==> flow/design.v <==
module CLBP
#(
    parameter INT_WIDTH     = 9,
    parameter FRAC_WIDTH    = 16
)
(
    input                                       clk,
    input                                       rst,
    input                                       enable,
    output reg  [11:0]                          gray_addr,
    output reg                                  gray_OE,
    input       [7:0]                           gray_data,
    output reg  [11:0]                          lbp_addr,
    output reg                                  lbp_WEN,
    output reg  [7:0]                           lbp_data,
    output reg  [(INT_WIDTH+FRAC_WIDTH)-1:0]    theta,  
    output reg                                  theta_valid,
    input       [(INT_WIDTH+FRAC_WIDTH)-1:0]    cos_data,
    input                                       cos_valid,
    input       [(INT_WIDTH+FRAC_WIDTH)-1:0]    sin_data,
    input                                       sin_valid,
    output reg                                  finish
    );  
    parameter state_bit = 4;
    reg [state_bit-1:0] cur_state;
    reg [state_bit-1:0] next_state;
    localparam [state_bit-1:0] UNENABLE = 4'd0;
    localparam [state_bit-1:0] READY = 4'd1;
    localparam [state_bit-1:0] WAIT_AND_READ = 4'd2;
    localparam [state_bit-1:0] BILINEAR_INTERPOLATION = 4'd3;
    localparam [state_bit-1:0] WRITE = 4'd4;
    localparam [state_bit-1:0] FINISH = 4'd5;
    reg [11:0] addr;
    reg [7:0] center_value;
    reg [3:0] counter;
    reg [2:0] k;
    reg signed [(INT_WIDTH+FRAC_WIDTH)-1:0] rx;
    reg signed [(INT_WIDTH+FRAC_WIDTH)-1:0] ry;
    reg signed [(INT_WIDTH+FRAC_WIDTH)-1:0] x_1;
    reg signed [(INT_WIDTH+FRAC_WIDTH)-1:0] x_2;
    reg signed [(INT_WIDTH+FRAC_WIDTH)-1:0] y_1;
    reg signed [(INT_WIDTH+FRAC_WIDTH)-1:0] y_2;
    reg signed [(INT_WIDTH+FRAC_WIDTH)-1:0] tx;
    reg signed [(INT_WIDTH+FRAC_WIDTH)-1:0] ty;
    reg signed [((INT_WIDTH+FRAC_WIDTH)*2)-1:0] w;  
    reg signed [((INT_WIDTH+FRAC_WIDTH)*2+8)-1:0] neighbor;  
    parameter [(INT_WIDTH+FRAC_WIDTH)-1:0] PI = 25'd205887;
    parameter signed [(INT_WIDTH+FRAC_WIDTH)-1:0] ONE = 25'd65536;
    parameter signed [(INT_WIDTH+FRAC_WIDTH)-1:0] ZERO = 25'd0;
	always @(posedge clk or posedge rst) begin
        if (rst) begin
            cur_state <= UNENABLE;
            addr <= 12'd0;
            gray_addr <= 12'd0;
            gray_OE <= 1'd0;
            lbp_addr <= 12'd0;
            lbp_WEN <= 1'd0;
            lbp_data <= 8'd0;
			theta_valid<= 1'd0;
            finish <= 1'd0;
        end
        else begin
            cur_state <= next_state;
            case (cur_state)
                UNENABLE: begin
                    addr <= 12'd0;
                    gray_addr <= 12'd0;
                    gray_OE <= 1'd0;
                    lbp_addr <= 12'd0;
                    lbp_WEN <= 1'd0;
                    lbp_data <= 8'd0;
                    theta_valid<= 1'd0;
                    finish <= 1'd0;
                end
                READY: begin
                    center_value <= 8'd0;  
                    gray_addr <= addr;
                    gray_OE <= 1'd1;
                    theta <= 25'd0;
                    theta_valid <= 1'd0;
                    lbp_addr <= 12'd0;
                    lbp_WEN <= 1'd0;
                    lbp_data <= 8'd0;
                    counter <= 4'd0;
                    k <= 3'd0;
                end
                WAIT_AND_READ: begin
                    if (counter == 4'd1) begin 
                        counter <= 4'd0;  
						center_value <= gray_data;
                    end
                    else
                        counter <= 4'd1;  
                end
                BILINEAR_INTERPOLATION: begin
                    if (counter == 4'd11)
                        counter <= 4'd0;
                    else
                        counter <= counter + 4'd1;
                    case (counter)
                        4'd0: begin
                            theta_valid <= 1'd1;
                            theta <= ((PI << 1) * k) >>> 3;
                            neighbor <= 58'd0;
                        end
                        4'd2: begin
                            if (cos_data == 25'd65535) 
                                rx <= ONE;
                            else if (cos_data == -25'd65535) 
                                rx <= -ONE;
                            else 
                                rx <= cos_data;
                            if (sin_data == 25'd65535) 
                                ry <= ONE;
                            else if (sin_data == -25'd65535)
                                ry <= -ONE;
                            else 
                                ry <= sin_data;
                        end
                        4'd3: begin
                            rx <= rx * 3'd3;  
                            ry <= -(ry * 3'd3);  
                        end
                        4'd4: begin
                            x_1 <= {rx[24:16], 16'd0};
                            x_2 <= (rx[15:0]) ? {rx[24:16] + 9'd1, 16'd0} : rx;
                            y_1 <= {ry[24:16], 16'd0};
                            y_2 <= (ry[15:0]) ? {ry[24:16] + 9'd1, 16'd0} : ry;
                        end
                        4'd5: begin
                            if (x_1[24] == 1'd0 && y_1[24] == 1'd0) begin
                                gray_addr <= addr + {y_1[21:16], x_1[21:16]};
                            end
                            else if (x_1[24] == 1'd1 && y_1[24] == 1'd0) begin
                                gray_addr <= addr + {y_1[21:16], 6'd0} - {4'd0, (~x_1[23:16]+8'd1)};
                            end
                            else if (x_1[24] == 1'd0 && y_1[24] == 1'd1) begin
                                gray_addr <= addr - {(~y_1[23:16]+8'd1) << 6} + {6'd0, x_1[21:16]};
                            end
                            else begin
                                gray_addr <= addr - {(~y_1[23:16]+8'd1) << 6} - {4'd0, (~x_1[23:16]+8'd1)};
                            end
                            tx <= rx - x_1;
                            ty <= ry - y_1;
                        end
                        4'd6: begin
                            if (x_1[24] == 1'd0 && y_2[24] == 1'd0) begin
                                gray_addr <= addr + {y_2[21:16], x_1[21:16]};
                            end
                            else if (x_1[24] == 1'd1 && y_2[24] == 1'd0) begin
                                gray_addr <= addr + {y_2[21:16], 6'd0} - {4'd0, (~x_1[23:16]+8'd1)};
                            end
                            else if (x_1[24] == 1'd0 && y_2[24] == 1'd1) begin
                                gray_addr <= addr - {(~y_2[23:16]+8'd1) << 6} + {6'd0, x_1[21:16]};
                            end
                            else begin
                                gray_addr <= addr - {(~y_2[23:16]+8'd1) << 6} - {4'd0, (~x_1[23:16]+8'd1)};
                            end
                            w <= {25'd0, (ONE - tx)} * {25'd0, (ONE - ty)};
                        end
                        4'd7: begin
                            if (x_2[24] == 1'd0 && y_1[24] == 1'd0) begin
                                gray_addr <= addr + {y_1[21:16], x_2[21:16]};
                            end
                            else if (x_2[24] == 1'd1 && y_1[24] == 1'd0) begin
                                gray_addr <= addr + {y_1[21:16], 6'd0} - {4'd0, (~x_2[23:16]+8'd1)};
                            end
                            else if (x_2[24] == 1'd0 && y_1[24] == 1'd1) begin
                                gray_addr <= addr - {(~y_1[23:16]+8'd1) << 6} + {6'd0, x_2[21:16]};
                            end
                            else begin
                                gray_addr <= addr - {(~y_1[23:16]+8'd1) << 6} - {4'd0, (~x_2[23:16]+8'd1)};
                            end
                            neighbor <= neighbor + gray_data * w[40:16];
                            w <= {25'd0, tx} * {25'd0, (ONE - ty)};
                        end
                        4'd8: begin
                            if (x_2[24] == 1'd0 && y_2[24] == 1'd0) begin
                                gray_addr <= addr + {y_2[21:16], x_2[21:16]};
                            end
                            else if (x_2[24] == 1'd1 && y_2[24] == 1'd0) begin
                                gray_addr <= addr + {y_2[21:16], 6'd0} - {4'd0, (~x_2[23:16]+8'd1)};
                            end
                            else if (x_2[24] == 1'd0 && y_2[24] == 1'd1) begin
                                gray_addr <= addr - {(~y_2[23:16]+8'd1) << 6} + {6'd0, x_2[21:16]};
                            end
                            else begin
                                gray_addr <= addr - {(~y_2[23:16]+8'd1) << 6} - {4'd0, (~x_2[23:16]+8'd1)};
                            end
                            neighbor <= neighbor + gray_data * w[40:16];
                            w <= {25'd0, (ONE - tx)} * {25'd0, ty};
                        end
                        4'd9: begin
                            neighbor <= neighbor + gray_data * w[40:16];
                            w <= {25'd0, tx} * {25'd0, ty};
                        end
                        4'd10: begin
                            neighbor <= neighbor + gray_data * w[40:16]; 
                        end
                        4'd11: begin
                            if (neighbor[15]) begin
                                if ((neighbor[23:16]+8'd1) >= center_value)
                                    lbp_data[k] <= 1'd1;
                            end
                            else begin
                                if (neighbor[23:16] >= center_value)
                                    lbp_data[k] <= 1'd1;
                            end
                            if (k < 3'd7) begin
                                k <= k + 3'd1;
                            end
						end
						default: begin
						end
                    endcase
                end
                WRITE: begin
                    if (k == 3'd0) begin
                        lbp_WEN <= 1'd1;
                        lbp_data <= 8'd0;
                        lbp_addr <= addr;
                    end
                    else begin
                        lbp_WEN <= 1'd1;
                        lbp_addr <= addr;
                    end
                    addr <= addr + 12'd1;
                end
                FINISH: begin
                    finish <= 1'd1;
                end
            endcase
        end
    end
    always @(*) begin
        case (cur_state)
            UNENABLE: begin
                if (enable) 
                    next_state = READY;
                else
                    next_state = UNENABLE;
            end
            READY: begin
                if (addr[11:6] == 6'd0  || addr[11:6] == 6'd1  || addr[11:6] == 6'd2 ||
                        addr[5:0] == 6'd0   || addr[5:0] == 6'd1   || addr[5:0] == 6'd2  || 
                        addr[5:0] == 6'd61  || addr[5:0] == 6'd62  || addr[5:0] == 6'd63 || 
                        addr[11:6] == 6'd61 || addr[11:6] == 6'd62 || addr[11:6] == 6'd63) begin
                    next_state = WRITE;
                end
                else begin
                    next_state = WAIT_AND_READ;
                end
            end
            WAIT_AND_READ: begin
                if (counter == 4'd1)
                    next_state = BILINEAR_INTERPOLATION;
                else
                    next_state = WAIT_AND_READ;
            end
            BILINEAR_INTERPOLATION: begin
                if (k == 3'd7 && counter == 4'd11)
                    next_state = WRITE;
                else
                    next_state = BILINEAR_INTERPOLATION;
            end
            WRITE: begin
                if (addr == 12'd4095) begin
                    next_state = FINISH;
                end 
                else begin
                    next_state = READY;
                end
            end
            FINISH: begin
                next_state = UNENABLE;
            end
            default: begin
                next_state = UNENABLE;
            end
        endcase
    end
endmodule
module HCU(
    input               clk,
    input               rst,
    input               mode,
    input               enable,
    input   [3:0]       gridX,
    input   [3:0]       gridY,
    output  reg         lbp_ren,
    output  reg [11:0]  lbp_addr,
    input       [7:0]   lbp_rdata,
    output  reg         hist_wen_train,
    output  reg [7:0]   hist_wdata_train,
    output  reg [20:0]  hist_addr_train, 
    output  reg         hist_ren_train,
    input   [7:0]       hist_rdata_train,
    output  reg         hist_wen_predict,
    output  reg [7:0]   hist_wdata_predict,
    output  reg [13:0]  hist_addr_predict,
    output  reg         hist_ren_predict,
    input   [7:0]       hist_rdata_predict,
    output  reg         done
    );
	parameter state_bit = 4;
    reg [state_bit-1:0] cur_state;
    reg [state_bit-1:0] next_state;
    localparam [state_bit-1:0] UNENABLE = 4'd0;
    localparam [state_bit-1:0] INITIAL_HIST = 4'd1;
    localparam [state_bit-1:0] INITIAL_HIST_ADDR = 4'd2;
    localparam [state_bit-1:0] INITIAL_HIST_END = 4'd3;
    localparam [state_bit-1:0] SEND_LBP_ADDR = 4'd4;
    localparam [state_bit-1:0] WAIT_LBP_DATA = 4'd5;
    localparam [state_bit-1:0] SEND_HIST_ADDR = 4'd6;
    localparam [state_bit-1:0] WAIT_HIST_DATA = 4'd7;
    localparam [state_bit-1:0] WRITE_HIST_DATA = 4'd8;
    localparam [state_bit-1:0] NEXT_ADDR = 4'd9;
    reg [11:0] lbp_addr_counter; 
    reg [20:0] hist_addr_counter; 
    always @(posedge clk or posedge rst) begin
        if (rst) begin
            cur_state <= UNENABLE;
            lbp_ren <= 1'd0;
            lbp_addr <= 12'd0;
            hist_wen_train <= 1'd0;
            hist_wdata_train <= 8'd0;
            hist_addr_train <= 21'd0;
            hist_ren_train <= 1'd0;
            hist_wen_predict <= 1'd0;
            hist_wdata_predict <= 8'd0;
            hist_addr_predict <= 14'd0;
            hist_ren_predict <= 1'd0;
            lbp_addr_counter <= 12'd0;
            hist_addr_counter <= 21'd0;
			done <= 1'd0;
        end
        else begin
            cur_state <= next_state;
            case (cur_state)
                UNENABLE: begin
                    lbp_ren <= 1'd0;
                    lbp_addr <= 12'd0;
                    done <= 1'd0;
                    if (mode) begin
                        hist_addr_counter <= 21'd0;
                        hist_addr_predict <= hist_addr_counter;
                    end
                    else begin
                        hist_addr_train <= hist_addr_counter;
                    end
                end
                INITIAL_HIST: begin
                    if (mode) begin
                        hist_wen_predict <= 1'd1;
                        hist_wdata_predict <= 8'd0;
                    end
                    else begin
                        hist_wen_train <= 1'd1;
                        hist_wdata_train <= 8'd0;
                    end
                end
                INITIAL_HIST_ADDR: begin
                    if (mode) begin
                        hist_addr_predict <= hist_addr_predict + 14'd1;
                    end
                    else begin
                        hist_addr_train <= hist_addr_train + 21'd1;
                    end
                end
                INITIAL_HIST_END: begin
                    if (mode) begin
                        hist_wen_predict <= 1'd0;
                    end
                    else begin
                        hist_wen_train <= 1'd0;
                    end
                end
                SEND_LBP_ADDR: begin
                    lbp_ren <= 1'd1;
                end
                SEND_HIST_ADDR: begin
                    lbp_ren <= 1'd0;
                    if (mode) begin
                        hist_addr_predict <= hist_addr_counter[13:0] + {6'd0, lbp_rdata}; 
                    end
                    else begin
                        hist_addr_train <= hist_addr_counter + {13'd0, lbp_rdata}; 
                    end
                end
                WAIT_HIST_DATA: begin
                    if (mode) begin
                        hist_ren_predict <= 1'd1;
                    end
                    else begin
                        hist_ren_train <= 1'd1;
                    end
                end
                WRITE_HIST_DATA: begin
                    if (mode) begin
                        hist_ren_predict <= 1'd0;
                        hist_wen_predict <= 1'd1;
                        hist_wdata_predict <= hist_rdata_predict + 8'd1;
                    end
                    else begin
                        hist_ren_train <= 1'd0;
                        hist_wen_train <= 1'd1;
                        hist_wdata_train <= hist_rdata_train + 8'd1;
                    end
                end
                NEXT_ADDR: begin
                    if (mode) begin
                        hist_wen_predict <= 1'd0; 
                    end
                    else begin
                        hist_wen_train <= 1'd0; 
                    end
                    if (lbp_addr == 12'd4095) begin 
                        lbp_addr <= lbp_addr + 12'd1;
                        lbp_addr_counter <= lbp_addr + 12'd1;
                        hist_addr_counter <= hist_addr_counter + 21'd256; 
                        done <= 1'd1;
                    end
                    else if (lbp_addr[8:0] == 9'd511) begin 
                        lbp_addr <= lbp_addr + 12'd1;
                        lbp_addr_counter <= lbp_addr + 12'd1;
                        hist_addr_counter <= hist_addr_counter + 21'd256; 
                    end
                    else if (lbp_addr[8:0] == lbp_addr_counter[8:0] + 9'd455) begin 
                        lbp_addr <= lbp_addr_counter + 12'd8;
                        lbp_addr_counter <= lbp_addr_counter + 12'd8;
                        hist_addr_counter <= hist_addr_counter + 21'd256; 
                    end
                    else if (lbp_addr[2:0] == lbp_addr_counter[2:0] + 3'd7) begin 
                        lbp_addr <= lbp_addr + 12'd57;
                    end
                    else begin 
                        lbp_addr <= lbp_addr + 12'd1;
                    end
                end
                default: ;
            endcase
        end
    end
    always @(*) begin
        case (cur_state)
            UNENABLE: begin
                if (enable) 
                    next_state = INITIAL_HIST;
                else
                    next_state = UNENABLE;
            end
            INITIAL_HIST: begin
                if (mode) begin
                    if (hist_addr_predict == 14'd16383) begin
                        next_state = INITIAL_HIST_END;
                    end
                    else begin
                        next_state = INITIAL_HIST_ADDR;
                    end
                end
                else begin
                    if (hist_addr_train == hist_addr_counter + 21'd16383) begin
                        next_state = INITIAL_HIST_END;
                    end
                    else begin
                        next_state = INITIAL_HIST_ADDR;
                    end
                end
            end
            INITIAL_HIST_ADDR: begin
                next_state = INITIAL_HIST;
            end
            INITIAL_HIST_END: begin
                next_state = SEND_LBP_ADDR;
            end
            SEND_LBP_ADDR: begin
                next_state = SEND_HIST_ADDR;
            end
            SEND_HIST_ADDR: begin
                next_state = WAIT_HIST_DATA;
            end
            WAIT_HIST_DATA: begin
                next_state = WRITE_HIST_DATA;
            end
            WRITE_HIST_DATA: begin
                next_state = NEXT_ADDR;
            end
            NEXT_ADDR: begin
                if (lbp_addr == 12'd4095) begin 
                    next_state = UNENABLE;
                end
                else begin
                    next_state = SEND_LBP_ADDR;
                end
            end
            default: begin
                next_state = UNENABLE;
            end
        endcase
    end
endmodule
module DCU(
    input               clk,
    input               rst,
    input               enable,
    input   [20:0]      hist_addr_offset,
    output  reg [20:0]  hist_addr_train,
    output  reg         hist_ren_train,
    input   [7:0]       hist_rdata_train, 
    output  reg [13:0]  hist_addr_predict,
    output  reg         hist_ren_predict,
    input   [7:0]       hist_rdata_predict, 
    output  reg [17:0]  distance, 
    output  reg         valid
);
    parameter state_bit = 3;
    reg [state_bit-1:0] cur_state;
    reg [state_bit-1:0] next_state;
    localparam [state_bit-1:0] UNENABLE = 3'd0;
    localparam [state_bit-1:0] INITIAL_HIST_ADDR = 3'd1;
    localparam [state_bit-1:0] WAIT_HIST_DATA = 3'd2;
    localparam [state_bit-1:0] CAL_DISTANCE = 3'd3;
    localparam [state_bit-1:0] FINISH = 3'd4;
    always @(posedge clk or posedge rst) begin
        if (rst) begin
            cur_state <= UNENABLE;
            hist_addr_train <= 21'd0;
            hist_ren_train <= 1'd0;
            hist_addr_predict <= 14'd0;
            hist_ren_predict <= 1'd0;
            distance <= 18'd0;
            valid <= 1'd0;
        end
        else begin
            cur_state <= next_state;
            case (cur_state)
                UNENABLE: begin
                    hist_addr_train <= 21'd0; 
                    hist_ren_train <= 1'd0;
                    hist_addr_predict <= 14'd0;
                    hist_ren_predict <= 1'd0;
                    distance <= 18'd0;
                    valid <= 1'd0;
                end
                INITIAL_HIST_ADDR: begin 
                    hist_addr_train <= hist_addr_offset;
                end
                WAIT_HIST_DATA: begin
                    hist_ren_train <= 1'd1;
                    hist_ren_predict <= 1'd1;
                end
                CAL_DISTANCE: begin
                    hist_addr_train <= hist_addr_train + 21'd1;
                    hist_ren_train <= 1'd0;
                    hist_addr_predict <= hist_addr_predict + 14'd1;
                    hist_ren_predict <= 1'd0;
                    distance <= distance + ((hist_rdata_predict - hist_rdata_train) * (hist_rdata_predict - hist_rdata_train));
                end
                FINISH: begin
                    valid <= 1'd1;
                end
                default: ;
            endcase
        end
    end
    always @(*) begin
        case (cur_state)
            UNENABLE: begin
                if (enable) begin
                    next_state = INITIAL_HIST_ADDR;
                end
                else begin
                    next_state = UNENABLE;
                end
            end
            INITIAL_HIST_ADDR: begin
                next_state = WAIT_HIST_DATA;
            end
            WAIT_HIST_DATA: begin 
                next_state = CAL_DISTANCE;
            end
            CAL_DISTANCE: begin
                if (hist_addr_predict == 14'd16383) begin
                    next_state = FINISH;
                end
                else begin
                    next_state = WAIT_HIST_DATA;
                end
            end
            FINISH: begin
                next_state = UNENABLE;
            end
            default: begin
                next_state = UNENABLE;
            end
        endcase
    end
endmodule   
module Comparator(
    input                   clk,
    input                   rst,
    input                   enable,
    input   [7:0]           histcount,
    input                   dcu_valid,
    input   [17:0]          distance,
    input   [4:0]           id,
    output  reg             id_ren,
    output  reg [7:0]       id_counter, 
    output  reg             dcu_enable,
    output  reg [4:0]       label,
    output  reg [17:0]      minDistance,
    output  reg [20:0]      hist_addr_offset,
    output  reg             done
);
    parameter state_bit = 3;
    reg [state_bit-1:0] cur_state;
    reg [state_bit-1:0] next_state;
    localparam [state_bit-1:0] UNENABLE = 3'd0;
    localparam [state_bit-1:0] DCU_ENABLE = 3'd1;
    localparam [state_bit-1:0] DCU_PROC = 3'd2;
    always @(posedge clk or posedge rst) begin
        if (rst) begin
            cur_state <= UNENABLE;
            id_ren <= 1'd0;
            id_counter <= 8'd0;
            label <= 5'd0;
            minDistance <= 18'd0;
            hist_addr_offset <= 21'd0;
            done <= 1'd0;
        end
        else begin
            cur_state <= next_state;
            case (cur_state)
                UNENABLE: begin
                    id_ren <= 1'd0;
                    id_counter <= 8'd0;
                    minDistance <= 18'd262143; 
                    hist_addr_offset <= 21'd0;
                    done <= 1'd0;
                end
                DCU_ENABLE: begin
                    hist_addr_offset <= {id_counter[6:0], 14'd0}; 
                    id_ren <= 1'd1;
                end
                DCU_PROC: begin
                    if (dcu_valid) begin
                        if (distance < minDistance) begin
                            minDistance <= distance; 
                            label <= id;
                        end
                        if (id_counter + 8'd1 == histcount) begin
                            done <= 1'd1;
                        end
                        id_ren <= 1'd0;
                        id_counter <= id_counter + 8'd1;
                    end
                end
                default: ;
            endcase
        end
    end
    always @(*) begin
        case (cur_state)
            UNENABLE: begin
                if (enable) begin
                    next_state = DCU_ENABLE;
                end
                else begin
                    next_state = UNENABLE;
                end
            end
            DCU_ENABLE: begin
                next_state = DCU_PROC;
            end
            DCU_PROC: begin
                if (dcu_valid) begin
                    if (id_counter + 8'd1 == histcount) begin
                        next_state = UNENABLE;
                    end
                    else begin
                        next_state = DCU_ENABLE;
                    end
                end
                else begin
                    next_state = DCU_PROC;
                end
            end
            default: next_state = UNENABLE;
        endcase
    end
    always @(*) begin
        case (cur_state)
            DCU_ENABLE: dcu_enable = 1'd1;
            default: dcu_enable = 1'd0;
        endcase
    end
endmodule
module Controller(
    input               clk,
    input               rst,
    input               mode,
    input               enable,
    input               valid,
    input   [4:0]       id,
    output  reg [7:0]   id_addr,
    output  reg [4:0]   id_wdata,
    output  reg         id_wen,
	output	reg			lbp_enable,
	input   			lbp_finish,
	output  reg			ram_clbp,
    input   [3:0]       gridX_i,     
    input   [3:0]       gridY_i,        
    output  reg         hcu_enable,
    output  reg [3:0]   gridX_o,
    output  reg [3:0]   gridY_o,  
    input               hcu_finish,      
    input               comparator_finish,
    output  reg         comparator_enable,
    output  reg         ram_comp
);
    parameter state_bit = 3;
    reg [state_bit-1:0] cur_state;
    reg [state_bit-1:0] next_state;
    localparam [state_bit-1:0] UNENABLE = 3'd0;
    localparam [state_bit-1:0] CLBP_ENABLE = 3'd1;
    localparam [state_bit-1:0] CLBP_PROC = 3'd2;
    localparam [state_bit-1:0] HCU_TRAIN_ENABLE = 3'd3;
    localparam [state_bit-1:0] HCU_TRAIN_PROC = 3'd4;
    localparam [state_bit-1:0] WAIT_ID_VALID = 3'd5;
    localparam [state_bit-1:0] COMPARATOR_ENABLE = 3'd6;
    localparam [state_bit-1:0] COMPARATOR_PROC = 3'd7;
    always @(posedge clk or posedge rst) begin
        if (rst) begin
            cur_state <= UNENABLE;
            gridX_o <= 4'd0; 
            gridY_o <= 4'd0; 
            id_addr <= 8'd0;
            id_wdata <= 5'd0;
            id_wen <= 1'd0;
        end
        else begin
            cur_state <= next_state;
            case (cur_state)
                UNENABLE: begin
                    gridX_o <= 4'd8; 
                    gridY_o <= 4'd8; 
                    id_wdata <= id; 
                end
                CLBP_ENABLE: begin
                    if (mode == 1'd0) begin
                        id_wen <= 1'd1;
                    end
                end
                CLBP_PROC: begin
                    if (mode == 1'd0) begin
                        id_wen <= 1'd0;
                    end
                end
                HCU_TRAIN_ENABLE: begin
                    if (mode == 1'd0) begin
                        id_addr <= id_addr + 8'd1;
                    end
                end
                HCU_TRAIN_PROC: begin
                end
                WAIT_ID_VALID: begin
                    id_wdata <= id; 
                end
                COMPARATOR_ENABLE: begin
                end
                COMPARATOR_PROC: begin
                end
                default: ;
            endcase
        end
    end
    always @(*) begin
        case (cur_state)
            UNENABLE: begin
                if (enable) begin
                    next_state = CLBP_ENABLE;
                end
                else begin
                    next_state = UNENABLE;
                end
            end
            CLBP_ENABLE: begin
				next_state = CLBP_PROC;
            end
            CLBP_PROC: begin
                if (lbp_finish) begin
                    next_state = HCU_TRAIN_ENABLE;
                end
                else begin
                    next_state = CLBP_PROC;
                end
            end
            HCU_TRAIN_ENABLE: begin
                next_state = HCU_TRAIN_PROC;
            end
            HCU_TRAIN_PROC: begin
                if (hcu_finish) begin
                    next_state = WAIT_ID_VALID;
                end
                else begin
                    next_state = HCU_TRAIN_PROC;
                end
            end
            WAIT_ID_VALID: begin
                if (mode) begin
                    next_state = COMPARATOR_ENABLE;
                end
                else begin
                    next_state = CLBP_ENABLE;
                end
            end
            COMPARATOR_ENABLE: begin
                next_state = COMPARATOR_PROC;
            end
            COMPARATOR_PROC: begin
                if (comparator_finish) begin
                    next_state = CLBP_ENABLE;
                end
                else begin
                    next_state = COMPARATOR_PROC;
                end
            end
            default: next_state = UNENABLE;
        endcase
    end
    always @(*) begin
        case (cur_state)
            CLBP_ENABLE: begin
                lbp_enable = 1'd1;
            end
            default: begin
                lbp_enable = 1'd0;
            end
        endcase
    end
    always @(*) begin
        case (cur_state)
            HCU_TRAIN_ENABLE, HCU_TRAIN_PROC: ram_clbp = 1'd1;
            default: ram_clbp = 1'd0;
        endcase
    end
    always @(*) begin
        case (cur_state)
            HCU_TRAIN_ENABLE: hcu_enable = 1'd1;
            default: hcu_enable = 1'd0;
        endcase
    end
    always @(*) begin
        case (cur_state)
            COMPARATOR_ENABLE: comparator_enable = 1'd1;
            default: comparator_enable = 1'd0;
        endcase
    end
    always @(*) begin
        case (cur_state)
            COMPARATOR_ENABLE, COMPARATOR_PROC: ram_comp = 1'd1;
            default: ram_comp = 1'd0;
        endcase
    end
endmodule
module top(
    input           clk,
    input           rst,
    input           enable,
    input           mode,
    input           valid, 
    input   [4:0]   id,
    input   [3:0]   gridX,
    input   [3:0]   gridY,
	output 	[11:0]	gray_addr,
	output			gray_ren,
	input	[7:0]	gray_rdata,
    output  [11:0]  lbp_addr,
    output          lbp_wen,
	output			lbp_ren,
    input   [7:0]   lbp_rdata,
	output	[7:0] 	lbp_wdata,
	output	[24:0]	theta,
	output			theta_valid,
	input	[24:0]	cos_data,
	input			cos_valid,
	input	[24:0]	sin_data,
	input			sin_valid,
	output			lbp_finish,
    output  [7:0]   id_addr,
    output  [4:0]   id_wdata,
    output          id_wen,
    output          id_ren,
    input   [4:0]   id_rdata,
    output  [20:0]  hist_addr_train,
    output  [7:0]   hist_wdata_train,
    output          hist_wen_train,
    output          hist_ren_train,
    input   [7:0]   hist_rdata_train,
    output  [13:0]  hist_addr_predict,
    output  [7:0]   hist_wdata_predict,
    output          hist_wen_predict,
    output          hist_ren_predict,
    input   [7:0]   hist_rdata_predict,  
    output          hcu_finish,
    output          done,
    output  [4:0]   label,
    output  [17:0]  minDistance
);
    wire clbp_enable;
    wire [11:0] clbp_lbp_addr;
    wire clbp_lbp_wen;
    wire [7:0] clbp_lbp_wdata;
    wire hcu_enable;
    wire hcu_lbp_ren;
    wire [11:0] hcu_lbp_addr;
    wire [20:0] hcu_hist_addr_train;
    wire hcu_hist_ren_train;
    wire [13:0] hcu_hist_addr_predict;
    wire hcu_hist_ren_predict;
    wire [3:0] gridX_o;
    wire [3:0] gridY_o;
    wire dcu_enable;
    wire [20:0] dcu_hist_addr_train;
    wire dcu_hist_ren_train;
    wire [13:0] dcu_hist_addr_predict;
    wire dcu_hist_ren_predict;
    wire comparator_finish;
    wire comparator_enable;
    wire ram_comp;
    wire ram_clbp;
    wire [7:0] controller_id_addr;
    wire [7:0] comparator_id_addr;
    wire [20:0] hist_addr_offset;
    wire [17:0] distance;
    wire dcu_valid;
    CLBP M1(.clk(clk), .rst(rst), .enable(clbp_enable), 
            .gray_addr(gray_addr), .gray_OE(gray_ren), .gray_data(gray_rdata),
            .lbp_addr(clbp_lbp_addr), .lbp_WEN(clbp_lbp_wen), .lbp_data(clbp_lbp_wdata), 
            .theta(theta), .theta_valid(theta_valid),
            .cos_data(cos_data), .cos_valid(cos_valid), .sin_data(sin_data), .sin_valid(sin_valid),
            .finish(lbp_finish));
    HCU M2(.clk(clk), .rst(rst), .mode(mode), .enable(hcu_enable), .gridX(gridX_o), .gridY(gridY_o), 
           .lbp_ren(hcu_lbp_ren), .lbp_addr(hcu_lbp_addr), .lbp_rdata(lbp_rdata), 
           .hist_wen_train(hist_wen_train), .hist_wdata_train(hist_wdata_train), .hist_addr_train(hcu_hist_addr_train), .hist_ren_train(hcu_hist_ren_train), .hist_rdata_train(hist_rdata_train),
           .hist_wen_predict(hist_wen_predict), .hist_wdata_predict(hist_wdata_predict), .hist_addr_predict(hcu_hist_addr_predict), .hist_ren_predict(hcu_hist_ren_predict), .hist_rdata_predict(hist_rdata_predict),
           .done(hcu_finish));
    Controller M3(.clk(clk), .rst(rst), .mode(mode), .enable(enable), .valid(valid),
                  .id(id), .id_addr(controller_id_addr), .id_wdata(id_wdata), .id_wen(id_wen),
                  .lbp_enable(clbp_enable), .lbp_finish(lbp_finish), .ram_clbp(ram_clbp),
                  .gridX_i(gridX), .gridY_i(gridY), .hcu_enable(hcu_enable), .gridX_o(gridX_o), .gridY_o(gridY_o), .hcu_finish(hcu_finish),      
                  .comparator_finish(done), .comparator_enable(comparator_enable), .ram_comp(ram_comp));
    DCU M4(.clk(clk), .rst(rst), .enable(dcu_enable), .hist_addr_offset(hist_addr_offset),
           .hist_addr_train(dcu_hist_addr_train), .hist_ren_train(dcu_hist_ren_train), .hist_rdata_train(hist_rdata_train),
           .hist_addr_predict(dcu_hist_addr_predict), .hist_ren_predict(dcu_hist_ren_predict), .hist_rdata_predict(hist_rdata_predict), 
           .distance(distance), .valid(dcu_valid));
    Comparator M5(.clk(clk), .rst(rst), .enable(comparator_enable),
                  .histcount(controller_id_addr), .dcu_valid(dcu_valid), .distance(distance),
                  .id(id_rdata), .id_ren(id_ren), .id_counter(comparator_id_addr), 
                  .dcu_enable(dcu_enable), .label(label), .minDistance(minDistance), .hist_addr_offset(hist_addr_offset), .done(done));
    assign lbp_addr = (ram_clbp) ? hcu_lbp_addr : clbp_lbp_addr;
    assign lbp_wen = (ram_clbp) ? 1'd0 : clbp_lbp_wen;
    assign lbp_wdata = (ram_clbp) ? 8'd0 : clbp_lbp_wdata;
    assign lbp_ren = (ram_clbp) ? hcu_lbp_ren : 1'd0;
    assign hist_addr_train = (ram_comp) ? dcu_hist_addr_train : hcu_hist_addr_train;
    assign hist_ren_train = (ram_comp) ? dcu_hist_ren_train : hcu_hist_ren_train;
    assign hist_addr_predict = (ram_comp) ? dcu_hist_addr_predict : hcu_hist_addr_predict;
    assign hist_ren_predict = (ram_comp) ? dcu_hist_ren_predict : hcu_hist_ren_predict;
    assign id_addr = (ram_comp) ? comparator_id_addr : controller_id_addr;
endmodule
Step by step through the tools: top --
What the tools print for top, step after step. Line numbers count from 1 in the design file above. Operators: Yosys type, input widths -> output width; for muxes data width and select width s. A cell with - has no value.
Set-up: top top, clock port clk, library sky130hd, corner tt_025C_1v80

Word-level counts --
Source: Yosys, flattened and elaborated, memories not mapped. Widths are those after wreduce. Registers that Yosys merges into a memory's read port (data or address) are not register bits. Print and check cells do not count.
Word-level totals: flip-flop bits (word level) 565, bits in latches 0, memory bits (writable) 0, ROM bits 0, clocked read ports x word width 0, memories kept 0, bits of input ports 107
Cells by class: $add $sub $neg 56, multipliers 9, divide/modulo/power cells 0, order comparisons 4, equal/unequal tests 92, shifts and indexed selects 1, muxes and demuxes 142, bitwise operators 13, reduce/logical cells 102
Operators with widths (count):
- $mul 25x25->41 | 4
- $mul 18x18->18 | 1
- $mul 8x25->33 | 1
- $mux 12 | 20
- $mux 25 | 7
- $mux 21 | 8
- $pmux 41 s4 | 1
- $pmux 25 s2 | 3
- $pmux 21 s3 | 2
- $sub 12x8->12 | 10
- $pmux 58 s2 | 1
- $mux 8 | 13
- $mul 25x2->25 const B | 2
- $pmux 21 s2 | 2
- $add 12x12->12 | 6
- $pmux 18 s2 | 2
- $pmux 12 s2 | 3
- $pmux 8 s2 | 4
- $mul 18x3->21 const A | 1
- $add 58x58->58 | 1
- $add 8x1->8 const B | 7
- $mux 14 | 4
- $reduce_and 3->1 | 18
- $sub 18x25->25 const A | 2
- $eq 25x16->1 const B | 2
- $sub 25x25->25 | 2
- $eq 25x25->1 const B | 2
- $add 12x6->12 | 4
Not listed: further kinds 83, cells in them 286.

Depth --
Longest topological path by Yosys (ltp), each cell counted once; first at word level (registers and memories cut), then after technology mapping (sequential cells cut; the memories' decode and read muxes count).
Depth: word-level depth 14, ABC_AREA 0, depth in mapped cells 37, gate-level depth less buffers 34

Netlist --
The flow's flattened synthesis, as Yosys stat reports it; memories are mapped. The netlist is that of the ABC_AREA named above (0 if unset); the other value can give another one.
Synthesis totals: cell count 12666, chip area (Yosys) 112530.4 um^2, sequential part of the area 13369.1 um^2, flip-flops 492, buffers 669
Cells by type (count):
- sky130_fd_sc_hd__fa_1 | 2145
- sky130_fd_sc_hd__ha_1 | 907
- sky130_fd_sc_hd__inv_1 | 2551
- sky130_fd_sc_hd__nand2_1 | 2069
- sky130_fd_sc_hd__dfrtp_1 | 277
- sky130_fd_sc_hd__edfxtp_1 | 210
- sky130_fd_sc_hd__and2_1 | 761
- sky130_fd_sc_hd__xnor2_1 | 418
- sky130_fd_sc_hd__clkbuf_1 | 613
- sky130_fd_sc_hd__xor2_1 | 223
- sky130_fd_sc_hd__a21oi_1 | 344
- sky130_fd_sc_hd__o21ai_0 | 341
- sky130_fd_sc_hd__nor2_1 | 434
- sky130_fd_sc_hd__a21o_1 | 143
- sky130_fd_sc_hd__mux2_2 | 69
- sky130_fd_sc_hd__nand3_1 | 132
- sky130_fd_sc_hd__nor3_1 | 89
- sky130_fd_sc_hd__and3_1 | 71
Not listed: further types 66, cells in them 869. The figures by module come from a second, unflattened synthesis with its own total; it is not the netlist above.
Unflattened totals: cell total of the unflattened synthesis 12691, area (unflattened synthesis) 113545.1 um^2
Rows give one instance, submodules left out.
Modules:
- CLBP | instances 1, cells 10744, area 95683.0 um^2, sequential area 7658.6 um^2
- HCU | instances 1, cells 846, area 7156.9 um^2, sequential area 2578.7 um^2
- DCU | instances 1, cells 704, area 6296.0 um^2, sequential area 1502.7 um^2
- Comparator | instances 1, cells 246, area 2499.9 um^2, sequential area 1077.3 um^2
- top | instances 1, cells 74, area 958.4 um^2, sequential area 0.0 um^2
- Controller | instances 1, cells 77, area 950.9 um^2, sequential area 576.8 um^2

Worst setup path after synthesis --
Path of least setup slack by OpenSTA after synthesis, without wires, with an ideal clock, recovery checks aside; 20% of the period is set as input and as output delay. Where synthesis merged equal registers, the netlist keeps one of their names.
Timing after synthesis: path kind in2reg, start point input port rst, end point register M1.neighbor[0], clock period 12000 ps, arrival time 10054 ps, required time 11587 ps, slack 1533 ps, path delay 8067 ps, stages on the path 3, buffers on the path 0, synthesis period reached 10467 ps
"path delay" is the arrival time less input delay plus setup time. "stages on the path" counts driving pins, that of a launching flip-flop among them; a cell with two outputs on the path counts twice. "synthesis period reached" = period - worst setup slack (recovery checks aside). The figure is calculated, with input and output delays left at 20% of the set period. The rows between start and end are the longest chain of elaborated cells between them; the timing report does not say that the signal goes this way. Where chains are equally long, one stands for them. Each line given opens the expression or statement behind the cell; cells for indexed reads and writes are added by Yosys, which also makes memories of some case tables. At most two assigning lines are given for a register; there are more.
Between the ends, after synthesis: cells stage by stage sky130_fd_sc_hd__inv_1 sky130_fd_sc_hd__nand2_1 sky130_fd_sc_hd__a21oi_1, cells in the longest elaborated chain 2
Ends and longest elaborated chain, after synthesis:
- start, declared | RTL line 868 | input           rst,
- $not 1->1
- $reduce_and 3->1
- end, assigned | RTL line 174 | neighbor <= neighbor + gray_data * w[40:16];
- end, assigned | RTL line 190 | neighbor <= neighbor + gray_data * w[40:16];
- end, declared | RTL line 46 | reg signed [((INT_WIDTH+FRAC_WIDTH)*2+8)-1:0] neighbor;

Worst path after layout --
Path of least setup slack in the final report of stored run 1 (OpenROAD, finished layout, wires in). Where an end is a register, its clock arrival counts in the times. The path's times are printed in steps of 10 ps; the period is the one set.
Timing after layout: path kind reg2reg, start point register M1.tx[1], end point register M1.w[34], clock period 11100 ps, arrival time 11430 ps, required time 11630 ps, slack 200 ps, stages on the path 33, buffers on the path 1
The rows between start and end are the longest chain of elaborated cells between them; the timing report does not say that the signal goes this way. Where chains are equally long, one stands for them. At most two assigning lines are given for a register; there are more.
Between the ends, after layout: cells stage by stage sky130_fd_sc_hd__edfxtp_1 sky130_fd_sc_hd__inv_1 sky130_fd_sc_hd__ha_2 sky130_fd_sc_hd__or4b_2 sky130_fd_sc_hd__o41ai_2 sky130_fd_sc_hd__nand2_1 sky130_fd_sc_hd__xor2_4 sky130_fd_sc_hd__and2_1 sky130_fd_sc_hd__fa_1 sky130_fd_sc_hd__fa_1 sky130_fd_sc_hd__fa_1 sky130_fd_sc_hd__inv_1 sky130_fd_sc_hd__fa_1 sky130_fd_sc_hd__inv_1 sky130_fd_sc_hd__fa_1 sky130_fd_sc_hd__inv_1 sky130_fd_sc_hd__fa_1 sky130_fd_sc_hd__inv_1 sky130_fd_sc_hd__fa_1 sky130_fd_sc_hd__ha_1 sky130_fd_sc_hd__a21o_1 sky130_fd_sc_hd__a21o_1 sky130_fd_sc_hd__a311o_1 sky130_fd_sc_hd__o21ai_0 sky130_fd_sc_hd__a21oi_1 sky130_fd_sc_hd__buf_4 sky130_fd_sc_hd__a32o_1 sky130_fd_sc_hd__or2_2 sky130_fd_sc_hd__a21o_1 sky130_fd_sc_hd__a21oi_1 sky130_fd_sc_hd__xnor2_1 sky130_fd_sc_hd__nand2_1 sky130_fd_sc_hd__o211ai_1, cells in the longest elaborated chain 3
Ends and longest elaborated chain, after layout:
- start, declared | RTL line 43 | reg signed [(INT_WIDTH+FRAC_WIDTH)-1:0] tx;
- start, assigned | RTL line 143 | tx <= rx - x_1;
- $sub 18x25->25 | RTL line 191 | w <= {25'd0, (ONE - tx)} * {25'd0, ty};
- $mul 25x25->41 | RTL line 191
- $pmux 41 s4 | RTL line 100 | case (counter)
- end, assigned | RTL line 159 | w <= {25'd0, (ONE - tx)} * {25'd0, (ONE - ty)};
- end, assigned | RTL line 175 | w <= {25'd0, tx} * {25'd0, (ONE - ty)};
- end, declared | RTL line 45 | reg signed [((INT_WIDTH+FRAC_WIDTH)*2)-1:0] w;

## Implementation results

Flow measurements of top on sky130hd: 5 stored runs with different settings, listed in no order. Input and output delays are each 20% of the period that was set; the output load is 0.01 pF.
By "achieved clock period" is meant the clock period of the run minus its worst setup slack. This is arithmetic on one report: input and output delays are still those of the set period (20% each).
By "worst setup path time" is meant the share of the clock period that the worst setup path is allowed (20% is reserved at inputs, 20% at outputs), minus its slack. Clock arrival times at its registers enter into it.
"power" is the tool's figure for a default switching activity; nothing was simulated.
"worst setup path time" is known to 10 ps.
[stored run 1] settings: CAP_MARGIN=20, CELL_PAD_IN_SITES_DETAIL_PLACEMENT=2, CELL_PAD_IN_SITES_GLOBAL_PLACEMENT=3, CORE_ASPECT_RATIO=1.74, CORE_UTILIZATION=17, HOLD_SLACK_MARGIN=0.19, MAX_ROUTING_LAYER=met5, MIN_ROUTING_LAYER=met2, PLACE_DENSITY=0.59, SETUP_SLACK_MARGIN=-0.81, SLEW_MARGIN=15, TNS_END_PERCENT=70, period_ns=11.1, CORE_MARGIN=2
[stored run 1] result: chip area after synthesis (Yosys) 112530.4 um^2, die area 668716.0 um^2, standard-cell area of the final layout 129678.0 um^2, utilization 0.196, worst setup slack after layout 200 ps, total negative slack 0 ps, worst hold slack 399 ps, power 12.152 mW, achieved clock period 10900 ps, worst setup path time 10900 ps, worst setup path kind reg2reg
[stored run 2] settings: CAP_MARGIN=0, CELL_PAD_IN_SITES_DETAIL_PLACEMENT=2, CELL_PAD_IN_SITES_GLOBAL_PLACEMENT=3, CORE_ASPECT_RATIO=1.74, CORE_UTILIZATION=51, HOLD_SLACK_MARGIN=0.19, MAX_ROUTING_LAYER=met5, MIN_ROUTING_LAYER=met2, PLACE_DENSITY=0.59, SETUP_SLACK_MARGIN=-0.81, SLEW_MARGIN=15, TNS_END_PERCENT=70, period_ns=11.1, CORE_MARGIN=2
[stored run 2] result: did not finish, placement stopped with GPL-0301
[stored run 3] settings: period_ns=17.8, CAP_MARGIN=20, CORE_MARGIN=2, CORE_UTILIZATION=40, SLEW_MARGIN=20
[stored run 3] result: chip area after synthesis (Yosys) 112530.4 um^2, die area 285583.0 um^2, standard-cell area of the final layout 121380.0 um^2, utilization 0.434, worst setup slack after layout 6144 ps, total negative slack 0 ps, worst hold slack 382 ps, power 6.880 mW, achieved clock period 11656 ps, worst setup path time 11660 ps, worst setup path kind reg2reg
[stored run 4] settings: ABC_AREA=0, CELL_PAD_IN_SITES_GLOBAL_PLACEMENT=2, CORE_ASPECT_RATIO=1.14, CTS_CLUSTER_DIAMETER=350, GPL_ROUTABILITY_DRIVEN=0, MAX_ROUTING_LAYER=met4, MIN_ROUTING_LAYER=met1, SLEW_MARGIN=10, TNS_END_PERCENT=50, period_ns=17.7, CAP_MARGIN=20, CORE_MARGIN=2, CORE_UTILIZATION=40
[stored run 4] result: chip area after synthesis (Yosys) 112530.4 um^2, die area 285594.0 um^2, standard-cell area of the final layout 121843.0 um^2, utilization 0.436, worst setup slack after layout 5848 ps, total negative slack 0 ps, worst hold slack 377 ps, power 7.091 mW, achieved clock period 11852 ps, worst setup path time 11850 ps, worst setup path kind reg2reg
[stored run 5] settings: ABC_AREA=0, CELL_PAD_IN_SITES_GLOBAL_PLACEMENT=0, CORE_ASPECT_RATIO=1.14, CORE_UTILIZATION=17, CTS_CLUSTER_DIAMETER=350, GPL_ROUTABILITY_DRIVEN=0, MAX_ROUTING_LAYER=met4, MIN_ROUTING_LAYER=met1, SLEW_MARGIN=10, TNS_END_PERCENT=50, period_ns=17.7, CAP_MARGIN=20, CORE_MARGIN=2
[stored run 5] result: chip area after synthesis (Yosys) 112530.4 um^2, die area 668481.0 um^2, standard-cell area of the final layout 128019.0 um^2, utilization 0.194, worst setup slack after layout 6327 ps, total negative slack 0 ps, worst hold slack 375 ps, power 7.061 mW, achieved clock period 11373 ps, worst setup path time 11370 ps, worst setup path kind reg2reg
